==> flow/design.v <==
module pit_counter(
    input             clk,
    input             rst_n,
    input             clock,
    input             gate,
    output reg        out,
    input       [7:0] data_in,
    input             set_control_mode,
    input             latch_count,
    input             latch_status,
    input             write,
    input             read,
    output      [7:0] data_out
);
reg [2:0] mode;
always @(posedge clk) begin
    if(rst_n == 1'b0)         mode <= 3'd2;
    else if(set_control_mode) mode <= data_in[3:1];
end
reg bcd;
always @(posedge clk) begin
    if(rst_n == 1'b0)         bcd <= 1'd0;
    else if(set_control_mode) bcd <= data_in[0];
end
reg [1:0] rw_mode;
always @(posedge clk) begin
    if(rst_n == 1'b0)         rw_mode <= 2'd1;
    else if(set_control_mode) rw_mode <= data_in[5:4];
end
reg [7:0] counter_l;
always @(posedge clk) begin
    if(rst_n == 1'b0)                               counter_l <= 8'd0;
    else if(set_control_mode)                       counter_l <= 8'd0;
    else if(write && rw_mode == 2'd3 && ~msb_write) counter_l <= data_in;
    else if(write && rw_mode == 2'd1)               counter_l <= data_in;
end
reg [7:0] counter_m;
always @(posedge clk) begin
    if(rst_n == 1'b0)                               counter_m <= 8'd0;
    else if(set_control_mode)                       counter_m <= 8'd0;
    else if(write && rw_mode == 2'd3 && msb_write)  counter_m <= data_in;
    else if(write && rw_mode == 2'd2)               counter_m <= data_in;
end
reg [7:0] output_l;
always @(posedge clk) begin
    if(rst_n == 1'b0)                       output_l <= 8'd0;
    else if(latch_count && ~output_latched) output_l <= counter[7:0];
    else if(~output_latched)                output_l <= counter[7:0];
end
reg [7:0] output_m;
always @(posedge clk) begin
    if(rst_n == 1'b0)                       output_m <= 8'd0;
    else if(latch_count && ~output_latched) output_m <= counter[15:8];
    else if(~output_latched)                output_m <= counter[15:8];
end
reg output_latched;
always @(posedge clk) begin
    if(rst_n == 1'b0)                               output_latched <= 1'b0;
    else if(set_control_mode)                       output_latched <= 1'b0;
    else if(latch_count)                            output_latched <= 1'b1;
    else if(read && (rw_mode != 2'd3 || msb_read))  output_latched <= 1'b0;
end
reg null_counter;
always @(posedge clk) begin
    if(rst_n == 1'b0)                                null_counter <= 1'b0;
    else if(set_control_mode)                        null_counter <= 1'b1;
    else if(write && (rw_mode != 2'd3 || msb_write)) null_counter <= 1'b1;
    else if(load)                                    null_counter <= 1'b0;
end
reg msb_write;
always @(posedge clk) begin
    if(rst_n == 1'b0)                       msb_write <= 1'b0;
    else if(set_control_mode)               msb_write <= 1'b0;
    else if(write_pulse && rw_mode == 2'd3) msb_write <= ~msb_write;
end
reg msb_read;
always @(posedge clk) begin
    if(rst_n == 1'b0)                      msb_read <= 1'b0;
    else if(set_control_mode)              msb_read <= 1'b0;
    else if(read_pulse && rw_mode == 2'd3) msb_read <= ~msb_read;
end
reg [7:0] status;
always @(posedge clk) begin
    if(rst_n == 1'b0)                        status <= 8'd0;
    else if(latch_status && ~status_latched) status <= { out, null_counter, rw_mode, mode, bcd };
end
reg status_latched;
always @(posedge clk) begin
    if(rst_n == 1'b0)           status_latched <= 1'b0;
    else if(set_control_mode)   status_latched <= 1'b0;
    else if(latch_status)       status_latched <= 1'b1;
    else if(read)               status_latched <= 1'b0;
end
assign data_out =
    (status_latched)               ? status   :
    (rw_mode == 2'd3 && ~msb_read) ? output_l :
    (rw_mode == 2'd3 &&  msb_read) ? output_m :
    (rw_mode == 2'd1)              ? output_l :
                                     output_m;
reg two_byte_write;
always @(posedge clk) begin
    if(rst_n == 1'b0)                 two_byte_write <= 1'b0;
    else if(write && rw_mode == 2'd3) two_byte_write <= 1'b1;
    else if(set_control_mode || load) two_byte_write <= 1'b0;
end
reg set_control_mode_last;
always @(posedge clk) set_control_mode_last <= set_control_mode;
reg set_control_mode_pulse;
always @(posedge clk) set_control_mode_pulse <= set_control_mode_last & ~set_control_mode;
reg write_last;
always @(posedge clk) write_last <= write;
reg write_pulse;
always @(posedge clk) write_pulse <= write_last & ~write;
reg read_last;
always @(posedge clk) read_last <= read;
reg read_pulse;
always @(posedge clk) read_pulse <= read_last & ~read;
reg clock_last;
always @(posedge clk) clock_last <= clock;
reg clock_pulse;
always @(posedge clk) clock_pulse <= clock_last & ~clock;
reg gate_last;
always @(posedge clk) gate_last <= gate;
reg gate_sampled;
always @(posedge clk) begin
    if(rst_n == 1'b0)             gate_sampled <= 1'b0;
    else if(~clock_last && clock) gate_sampled <= gate;
end
reg trigger;
always @(posedge clk) begin
    if(rst_n == 1'b0)             trigger <= 1'b0;
    else if(~gate_last && gate)   trigger <= 1'b1;
    else if(~clock_last && clock) trigger <= 1'b0;
end
reg trigger_sampled;
always @(posedge clk) begin
    if(rst_n == 1'b0)            trigger_sampled <= 1'b0;
    else if(~clock_last & clock) trigger_sampled <= trigger;
end
always @(posedge clk) begin
    if(rst_n == 1'b0)                                                 out <= 1'b1;
    else if(set_control_mode_pulse && mode      == 3'd0)              out <= 1'b0;
    else if(set_control_mode_pulse && mode      == 3'd1)              out <= 1'b1;
    else if(set_control_mode_pulse && mode[1:0] == 2'd2)              out <= 1'b1;
    else if(set_control_mode_pulse && mode[1:0] == 2'd3)              out <= 1'b1;
    else if(set_control_mode_pulse && mode      == 3'd4)              out <= 1'b1;
    else if(set_control_mode_pulse && mode      == 3'd5)              out <= 1'b1;
    else if(mode      == 3'd0 && (load || two_byte_write))            out <= 1'b0;
    else if(mode      == 3'd0 && counter == 16'd1 && enable)          out <= 1'b1;
    else if(mode      == 3'd1 && load)                                out <= 1'b0;
    else if(mode      == 3'd1 && counter == 16'd1 && enable)          out <= 1'b1;
    else if(mode[1:0] == 2'd2 && ~gate)                               out <= 1'b1;
    else if(mode[1:0] == 2'd2 && load)                                out <= 1'b1;
    else if(mode[1:0] == 2'd2 && counter == 16'd2 && enable)          out <= 1'b0;
    else if(mode[1:0] == 2'd3 && ~gate)                               out <= 1'b1;
    else if(mode[1:0] == 2'd3 && load && loaded && ~trigger_sampled)  out <= ~out;
    else if(mode      == 3'd4 && counter == 16'd1 && enable)          out <= 1'b0;
    else if(mode      == 3'd4 && counter == 16'd0 && enable)          out <= 1'b1;
    else if(mode      == 3'd5 && counter == 16'd1 && enable)          out <= 1'b0;
    else if(mode      == 3'd5 && counter == 16'd0 && enable)          out <= 1'b1;
end
reg written;
always @(posedge clk) begin
    if(rst_n == 1'b0)                                    written <= 1'b0;
    else if(set_control_mode)                            written <= 1'b0;
    else if(write_pulse && rw_mode != 2'd3)              written <= 1'b1;
    else if(write_pulse && rw_mode == 2'd3 && msb_write) written <= 1'b1;
    else if(load)                                        written <= 1'b0;
end
reg control_set;
always @(posedge clk) begin
    if(rst_n == 1'b0)         control_set <= 1'b0;
    else if(set_control_mode) control_set <= 1'b1;
    else if(load)             control_set <= 1'b0;
end
reg loaded;
always @(posedge clk) begin
    if(rst_n == 1'b0)         loaded <= 1'b0;
    else if(set_control_mode) loaded <= 1'b0;
    else if(load)             loaded <= 1'b1;
end
wire load = 
    (mode      == 3'd0 &&   written) ||                  
    clock_pulse && (
    (mode      == 3'd1 &&   trigger_sampled) ||
    (mode[1:0] == 2'd2 && ((written && control_set) || trigger_sampled || (loaded && gate_sampled && counter == 16'd1))) ||
    (mode[1:0] == 2'd3 && ((written && control_set) || trigger_sampled || (loaded && gate_sampled && counter == ((counter_l[0] & out) ? 16'd0 : 16'd2)))) ||
    (mode      == 3'd4 &&   written) ||
    (mode      == 3'd5 && ((written && control_set) || loaded) && trigger_sampled)
);
wire enable = ~load && loaded && clock_pulse && (
    (mode      == 3'd0 && gate_sampled && ~two_byte_write) ||
    (mode      == 3'd1) ||
    (mode[1:0] == 2'd2 && gate_sampled) ||
    (mode[1:0] == 2'd3 && gate_sampled) ||
    (mode      == 3'd4 && gate_sampled) ||
    (mode      == 3'd5)
);
wire [15:0] counter_minus_1 =
    (bcd && !counter[15:0]) ? 16'h9999 :
    (bcd && !counter[11:0]) ? { counter[15:12] - 1'd1, 12'h999 } :
    (bcd && !counter[7:0])  ? { counter[15:8]  - 1'd1,   8'h99 } :
    (bcd && !counter[3:0])  ? { counter[15:4]  - 1'd1,    4'h9 } :
                                counter - 1'd1;
reg [15:0] counter;
always @(posedge clk) begin
    if(rst_n == 1'b0) counter <= 16'd0;
    else if(load)     counter <= {counter_m, counter_l[7:1], counter_l[0] & (mode[1:0] != 2'd3)};
    else if(enable)   counter <= counter_minus_1 - (mode[1:0] == 2'd3);
end
endmodule
module pit(
	input               clk,
	input               rst_n,
	output              irq,
	input       [2:0]   io_address,
	input               io_read,
	output reg  [7:0]   io_readdata,
	input               io_write,
	input       [7:0]   io_writedata,
	output              speaker_out,
	input      [27:0]   clock_rate
);
reg [27:0] clk_rate;
always @(posedge clk) clk_rate <= clock_rate;
reg ce_system_counter;
reg [27:0] sum;
always @(posedge clk) begin : system_counter
	reg [27:0] sum_next;
	sum_next = sum + 28'd2386362;  
	ce_system_counter <= 1'b0;
	if(rst_n == 1'b0) sum <= 28'd0;
	else if(sum_next >= clk_rate) begin
		sum <= sum_next - clk_rate;
		ce_system_counter <= 1'b1;
	end
	else sum <= sum_next;
end
reg system_clock;
always @(posedge clk) begin
    if(rst_n == 1'b0)           system_clock <= 1'b0;
    else if(ce_system_counter)  system_clock <= ~system_clock;
end
always @(posedge clk) if(io_read) io_readdata <=
    (io_read && io_address == 0) ? counter_0_readdata :
    (io_read && io_address == 1) ? counter_1_readdata :
    (io_read && io_address == 2) ? counter_2_readdata :
    (io_read && io_address[2])   ? { 2'b0, spk_out, counter_1_toggle, 2'b0, speaker_enable, speaker_gate } :
                                     8'd0;  
reg [5:0] counter_1_cnt;
always @(posedge clk) begin
    if(rst_n == 1'b0)                                       counter_1_cnt <= 6'd0;
    else if(ce_system_counter && counter_1_cnt == 6'd35)    counter_1_cnt <= 6'd0;
    else if(ce_system_counter)                              counter_1_cnt <= counter_1_cnt + 6'd1;
end
reg counter_1_toggle;
always @(posedge clk) begin
    if(rst_n == 1'b0)                                       counter_1_toggle <= 1'b0;
    else if(ce_system_counter && counter_1_cnt == 6'd35)    counter_1_toggle <= ~(counter_1_toggle);
end
reg speaker_gate;
always @(posedge clk) begin
    if(rst_n == 1'b0)                  speaker_gate <= 1'b0;
    else if(io_write && io_address[2]) speaker_gate <= io_writedata[0];
end
reg speaker_enable;
always @(posedge clk) begin
    if(rst_n == 1'b0)                  speaker_enable <= 1'b0;
    else if(io_write && io_address[2]) speaker_enable <= io_writedata[1];
end
assign speaker_out = spk_out & speaker_enable;
wire [7:0] counter_0_readdata;
wire [7:0] counter_1_readdata;
wire [7:0] counter_2_readdata;
pit_counter pit_counter_0(
    .clk                (clk),
    .rst_n              (rst_n),
    .clock              (system_clock),      
    .gate               (1'b1),              
    .out                (irq),               
    .data_in            (io_writedata),                                                                                                                                       
    .set_control_mode   (io_write && io_address == 3 && io_writedata[7:6] == 2'b00 && io_writedata[5:4] != 2'b00),                                                            
    .latch_count        (io_write && io_address == 3 && ((io_writedata[7:6] == 2'b00 && io_writedata[5:4] == 2'b00) || (io_writedata[7:5] == 3'b110 && io_writedata[1]))),    
    .latch_status       (io_write && io_address == 3 && io_writedata[7:6] == 2'b11 && io_writedata[4] == 1'b0 && io_writedata[1]),                                            
    .write              (io_write && io_address == 0),                                                                                                                        
    .read               (io_read  && io_address == 0),                                                                                                                        
    .data_out           (counter_0_readdata)     
);
pit_counter pit_counter_1(
    .clk                (clk),
    .rst_n              (rst_n),
    .clock              (system_clock),      
    .gate               (1'b1),              
    /*verilator lint_off PINNOCONNECT*/
    .out                (),                  
    /*verilator lint_on PINNOCONNECT*/
    .data_in            (io_writedata),                                                                                                                                       
    .set_control_mode   (io_write && io_address == 3 && io_writedata[7:6] == 2'b01 && io_writedata[5:4] != 2'b00),                                                            
    .latch_count        (io_write && io_address == 3 && ((io_writedata[7:6] == 2'b01 && io_writedata[5:4] == 2'b00) || (io_writedata[7:5] == 3'b110 && io_writedata[2]))),    
    .latch_status       (io_write && io_address == 3 && io_writedata[7:6] == 2'b11 && io_writedata[4] == 1'b0 && io_writedata[2]),                                            
    .write              (io_write && io_address == 1),                                                                                                                        
    .read               (io_read  && io_address == 1),                                                                                                                        
    .data_out           (counter_1_readdata)     
);
wire spk_out;
pit_counter pit_counter_2(
    .clk                (clk),
    .rst_n              (rst_n),
    .clock              (system_clock),      
    .gate               (speaker_gate),      
    .out                (spk_out),           
    .data_in            (io_writedata),                                                                                                                                       
    .set_control_mode   (io_write && io_address == 3 && io_writedata[7:6] == 2'b10 && io_writedata[5:4] != 2'b00),                                                            
    .latch_count        (io_write && io_address == 3 && ((io_writedata[7:6] == 2'b10 && io_writedata[5:4] == 2'b00) || (io_writedata[7:5] == 3'b110 && io_writedata[3]))),    
    .latch_status       (io_write && io_address == 3 && io_writedata[7:6] == 2'b11 && io_writedata[4] == 1'b0 && io_writedata[3]),                                            
    .write              (io_write && io_address == 2),                                                                                                                        
    .read               (io_read  && io_address == 2),                                                                                                                        
    .data_out           (counter_2_readdata)     
);
endmodule
* Step by step through the tools: pit
The steps from the RTL of pit to its reports follow in flow order. Line numbers count from 1 in the design file above. Cell names lack the library's common part. The mark n/a stands for no value.
Inputs: design top pit, clock input clk, standard-cell library sky130hd, timing corner tt_025C_1v80

* After elaboration
Source: Yosys, flattened and elaborated, memories not mapped. Widths are those after wreduce. Registers that Yosys merges into a memory's read port (data or address) are not register bits. Print and check cells do not count.
Word-level totals: input bits 43, bits in registers 318, output and inout port bits 10
Cells by class: multiplexer cells 154, magnitude comparators 1, add/subtract/negate cells 18, equal/unequal tests 53, reduce/logical cells 340, bitwise gates (word level) 57
Operator list (number):
- 2-to-1 mux 8 bit | 39
- 2-to-1 mux 16 bit | 18
- logical AND 1 bit | 229
- 2-to-1 mux 1 bit | 92
- logical OR 1 bit | 57
- subtractor 16 x 1 -> 16 bit | 3
- subtractor 16 x 1 -> 16 bit (second input constant) | 3
- equality test 16 x 1 -> 1 bit (second input constant) | 3
- equality test 16 bit | 3
- equality test 16 x 2 -> 1 bit (second input constant) | 3
- zero test 16 bit | 3
- nonzero test 2 bit | 23
- inverter 1 bit | 39
- subtractor 12 x 1 -> 12 bit (second input constant) | 3
- zero test 12 bit | 3
- nonzero test 17 bit | 2
- equality test 2 bit (second input constant) | 17
- adder 28 x 22 -> 28 bit (second input constant) | 1
- subtractor 28 bit | 1
- >= comparator 28 bit | 1
- 2-to-1 mux 28 bit | 1
- subtractor 8 x 1 -> 8 bit (second input constant) | 3
- zero test 8 bit | 3
- equality test 3 bit (second input constant) | 7
- nonzero test 19 bit | 1
- bitwise AND 1 bit | 18
- inequality test 2 bit (second input constant) | 9
- nonzero test 3 bit | 6
Other operator kinds: 12; their cells: 32.

* Longest topological paths
Depth = most cells in a row (Yosys ltp): at word level without a register or memory, in the mapped netlist without a sequential cell, where the memories' decode and read muxes count.
Logic depth: depth in word-level cells 35, ABC_AREA 0, mapped depth 18, mapped depth without buffers 16

* Synthesis result
Yosys stat after the flow's synthesis: flattened, memories mapped to cells. It holds for the ABC_AREA given above (unset counts as 0); a run with the other value may have another netlist. The area totals of this step are shown rounded.
Mapped netlist: mapped flip-flops 316, cell area after synthesis 17440 sq um, area of sequential cells 6406 sq um, mapped cells 2162
Cell types:
- dfxtp_1 | number 308, total area 6.17E+03 sq um
- mux2i_1 | number 144, total area 1.44E+03 sq um
- nor2_1 | number 261, total area 979.69 sq um
- nand2_1 | number 224, total area 840.806 sq um
- a21oi_1 | number 157, total area 785.754 sq um
- ha_1 | number 58, total area 725.696 sq um
- o21ai_0 | number 125, total area 625.6 sq um
- xnor2_1 | number 52, total area 455.437 sq um
- clkbuf_1 | number 108, total area 405.389 sq um
- nand3_1 | number 71, total area 355.341 sq um
- xor2_1 | number 39, total area 341.578 sq um
- inv_1 | number 83, total area 311.549 sq um
- nor3_1 | number 51, total area 255.245 sq um
- edfxtp_1 | number 8, total area 240.23 sq um
- nor2b_1 | number 32, total area 200.192 sq um
- o211ai_1 | number 23, total area 172.666 sq um
- nand2b_1 | number 26, total area 162.656 sq um
- nand4_1 | number 26, total area 162.656 sq um
Other cell types: 67; their cells: 366. The figures by module come from a second, unflattened synthesis with its own total; it is not the netlist above.
Unflattened totals: cell total of the unflattened synthesis 2291, area total of the unflattened synthesis 19210 sq um
Rows give one instance, submodules left out.
By module:
- pit_counter | cells 579, sequential area 1682 sq um, instances 3, area 4863 sq um
- pit | cells 554, sequential area 1582 sq um, instances 1, area 4624 sq um

* Timing after synthesis
OpenSTA on the mapped netlist: ideal clock, no wires. The path of least setup slack (recovery checks aside). Input and output delay are each 20% of the period. Register names are those of the netlist, which keeps one name where synthesis merged equal registers.
Timing path post-synthesis: kind register to register, from reg sum[1], to reg sum[26], time at the first pin 0.000 ns, library setup time 0.116 ns, driving pins on the path 17, path slack 6.120 ns, arrival 3.764 ns, path buffers 1, path delay 3.880 ns, period 10.0 ns, synthesis period reached 3.88 ns
"path delay" = arrival - input delay + setup time. "driving pins on the path": output pins that drive a net of the path, with the launching flip-flop's if there is one; two outputs of one cell count as two. "synthesis period reached" is the clock period less the worst setup slack; recovery checks do not enter. This is arithmetic on one report: input and output delays are still those of the set period (20% each). The rows between start and end are the longest chain of elaborated cells between them; the timing report does not say that the signal goes this way. Where chains are equally long, one stands for them. A line is the first line of the expression or statement that the cell stems from. Yosys adds cells for indexed reads and writes and turns some case tables into memories. A register here has more assigning lines than the two given.
Between the ends, post-synthesis: path through dfxtp_1 -> ha_1 -> o41ai_1 -> a21oi_1 -> o221a_2 -> or2_1 -> nand4_1 -> xnor2_1 -> ha_1 -> a21o_1 -> a21o_1 -> a21oi_1 -> o21ai_0 -> a21oi_1 -> inv_1 -> clkbuf_1 -> o211a_1, cells in the longest elaborated chain 3
Ends and longest elaborated chain, post-synthesis:
- start, declared | line 227 | reg [27:0] sum;
- start, assigned | line 234 | sum <= sum_next - clk_rate;
- start, assigned | line 237 | else sum <= sum_next;
- adder 28 x 22 -> 28 bit | line 230 | sum_next = sum + 28'd2386362;
- subtractor 28 bit | line 234
- 2-to-1 mux 28 bit | line 233 | else if(sum_next >= clk_rate) begin
- end, assigned | line 234
- end, assigned | line 237
- end, declared | line 227

* Timing after layout
Path of least setup slack in the final report of entry A (OpenROAD, finished layout, wires in). Where an end is a register, its clock arrival counts in the times.
Timing path after layout: kind register to register, from reg sum[1], to reg sum[22], path slack 4.68 ns, driving pins on the path 18, period 10.0 ns, arrival 5.79 ns, library setup time 0.05 ns, time at the first pin 0.52 ns, path buffers 1
The rows between start and end are the longest chain of elaborated cells between them; the timing report does not say that the signal goes this way. Where chains are equally long, one stands for them. A register here has more assigning lines than the two given.
Between the ends, after layout: path through dfxtp_1 -> a2111oi_1 -> o21ai_0 -> a31o_2 -> a21o_1 -> a21oi_1 -> nor2_1 -> xor2_1 -> ha_1 -> nand2_1 -> nor4_1 -> a21oi_1 -> nand3b_1 -> a21oi_2 -> buf_4 -> inv_1 -> nor2_1 -> a22o_1, cells in the longest elaborated chain 3
Ends and longest elaborated chain, after layout:
- start, declared | line 227 | reg [27:0] sum;
- start, assigned | line 234 | sum <= sum_next - clk_rate;
- start, assigned | line 237 | else sum <= sum_next;
- adder 28 x 22 -> 28 bit | line 230 | sum_next = sum + 28'd2386362;
- subtractor 28 bit | line 234
- 2-to-1 mux 28 bit | line 233 | else if(sum_next >= clk_rate) begin
- end, assigned | line 234
- end, assigned | line 237
- end, declared | line 227

Settings and measured results of 4 stored flow runs for module pit (sky130hd), not sorted in any way. The constraints put input and output delay at 20% of the set period each and load the outputs with 0.01 pF.
By "achieved clock period" is meant the clock period of the run minus its worst setup slack. This is arithmetic on one report: input and output delays are still those of the set period (20% each).
"critical setup path time" means the part of the period allowed to the worst setup path (the constraints hold back 20% at inputs and 20% at outputs) less its slack; where the path has registers, the arrival times of their clocks count too.
"power consumption" rests on the timing tool's default activity at the inputs, not on a simulated workload.
Results are given in rounded form.

[entry A] flow files
==> flow/run.sh <==
#!/bin/bash
# the make line also repeats the synthesis and layout settings of config.mk as NAME=value (left out here)
make -C /OpenROAD-flow-scripts/flow DESIGN_CONFIG=/design/flow/config.mk WORK_HOME=/design/flow/orfs CLKGATE_MAP_FILE= finish
==> flow/config.mk <==
export PLATFORM = sky130hd
export DESIGN_NAME = pit
export DESIGN_NICKNAME = pit
export VERILOG_FILES = /design/flow/design.v
export SDC_FILE = /design/flow/constraint.sdc
export NUM_CORES = 4
export LEC_CHECK = 0
export CAP_MARGIN = 20
export CORE_MARGIN = 2
export CORE_UTILIZATION = 40
export SLEW_MARGIN = 20
==> flow/constraint.sdc <==
create_clock -name core_clock -period 10.0 [get_ports {clk}]
set_input_delay 2.0000 -clock core_clock [delete_from_list [all_inputs] [get_ports {clk}]]
set_output_delay 2.0000 -clock core_clock [all_outputs]
set_load 0.01 [all_outputs]

[entry A] result: chip area in the Yosys report 17,440 sq um; die size 45,290 sq um; standard-cell area after layout 19,550 sq um; post-route utilization 45.4%; worst setup slack after layout 4.683 ns; post-route setup TNS 0.000 ns; final worst hold slack 0.421 ns; power consumption 3,697 uW; achieved clock period 5.317 ns; critical setup path time 5.32 ns; class of the worst setup path register to register

[entry B] flow files
==> flow/run.sh <==
#!/bin/bash
# the make line also repeats the synthesis and layout settings of config.mk as NAME=value (left out here)
make -C /OpenROAD-flow-scripts/flow DESIGN_CONFIG=/design/flow/config.mk WORK_HOME=/design/flow/orfs CLKGATE_MAP_FILE= finish
==> flow/config.mk <==
export PLATFORM = sky130hd
export DESIGN_NAME = pit
export DESIGN_NICKNAME = pit
export VERILOG_FILES = /design/flow/design.v
export SDC_FILE = /design/flow/constraint.sdc
export NUM_CORES = 4
export LEC_CHECK = 0
export ABC_AREA = 1
export CAP_MARGIN = 10
export CORE_ASPECT_RATIO = 1.26
export CORE_MARGIN = 2
export CORE_UTILIZATION = 40
export CTS_CLUSTER_SIZE = 86
export HOLD_SLACK_MARGIN = 0.17
export MIN_ROUTING_LAYER = met1
export SLEW_MARGIN = 30
export TNS_END_PERCENT = 5
==> flow/constraint.sdc <==
create_clock -name core_clock -period 5.68 [get_ports {clk}]
set_input_delay 1.1360 -clock core_clock [delete_from_list [all_inputs] [get_ports {clk}]]
set_output_delay 1.1360 -clock core_clock [all_outputs]
set_load 0.01 [all_outputs]

[entry B] result: chip area in the Yosys report 17,520 sq um; die size 45,490 sq um; standard-cell area after layout 19,680 sq um; post-route utilization 45.3%; worst setup slack after layout 1.382 ns; post-route setup TNS 0.000 ns; final worst hold slack 0.396 ns; power consumption 6,701 uW; achieved clock period 4.298 ns; critical setup path time 4.30 ns; class of the worst setup path register to register

[entry C] flow files
==> flow/run.sh <==
#!/bin/bash
# the make line also repeats the synthesis and layout settings of config.mk as NAME=value (left out here)
make -C /OpenROAD-flow-scripts/flow DESIGN_CONFIG=/design/flow/config.mk WORK_HOME=/design/flow/orfs CLKGATE_MAP_FILE= finish
==> flow/config.mk <==
export PLATFORM = sky130hd
export DESIGN_NAME = pit
export DESIGN_NICKNAME = pit
export VERILOG_FILES = /design/flow/design.v
export SDC_FILE = /design/flow/constraint.sdc
export NUM_CORES = 4
export LEC_CHECK = 0
export CAP_MARGIN = 20
export CORE_MARGIN = 2
export CORE_UTILIZATION = 40
export SLEW_MARGIN = 20
==> flow/constraint.sdc <==
create_clock -name core_clock -period 8.54 [get_ports {clk}]
set_input_delay 1.7080 -clock core_clock [delete_from_list [all_inputs] [get_ports {clk}]]
set_output_delay 1.7080 -clock core_clock [all_outputs]
set_load 0.01 [all_outputs]

[entry C] result: chip area in the Yosys report 17,440 sq um; die size 45,290 sq um; standard-cell area after layout 19,690 sq um; post-route utilization 45.7%; worst setup slack after layout 3.908 ns; post-route setup TNS 0.000 ns; final worst hold slack 0.404 ns; power consumption 4,458 uW; achieved clock period 4.632 ns; critical setup path time 4.63 ns; class of the worst setup path register to register

[entry D] flow files
==> flow/run.sh <==
#!/bin/bash
# the make line also repeats the synthesis and layout settings of config.mk as NAME=value (left out here)
make -C /OpenROAD-flow-scripts/flow DESIGN_CONFIG=/design/flow/config.mk WORK_HOME=/design/flow/orfs CLKGATE_MAP_FILE= finish
==> flow/config.mk <==
export PLATFORM = sky130hd
export DESIGN_NAME = pit
export DESIGN_NICKNAME = pit
export VERILOG_FILES = /design/flow/design.v
export SDC_FILE = /design/flow/constraint.sdc
export NUM_CORES = 4
export LEC_CHECK = 0
export CAP_MARGIN = 35
export CELL_PAD_IN_SITES_DETAIL_PLACEMENT = 0
export CELL_PAD_IN_SITES_GLOBAL_PLACEMENT = 3
export CORE_MARGIN = 2
export CORE_UTILIZATION = 49
export CTS_CLUSTER_SIZE = 54
export GPL_ROUTABILITY_DRIVEN = 1
export MAX_ROUTING_LAYER = met4
export MIN_ROUTING_LAYER = met2
export SLEW_MARGIN = 10
export TNS_END_PERCENT = 15
==> flow/constraint.sdc <==
create_clock -name core_clock -period 3.99 [get_ports {clk}]
set_input_delay 0.7980 -clock core_clock [delete_from_list [all_inputs] [get_ports {clk}]]
set_output_delay 0.7980 -clock core_clock [all_outputs]
set_load 0.01 [all_outputs]

[entry D] result: did not finish, placement stopped with GPL-0301
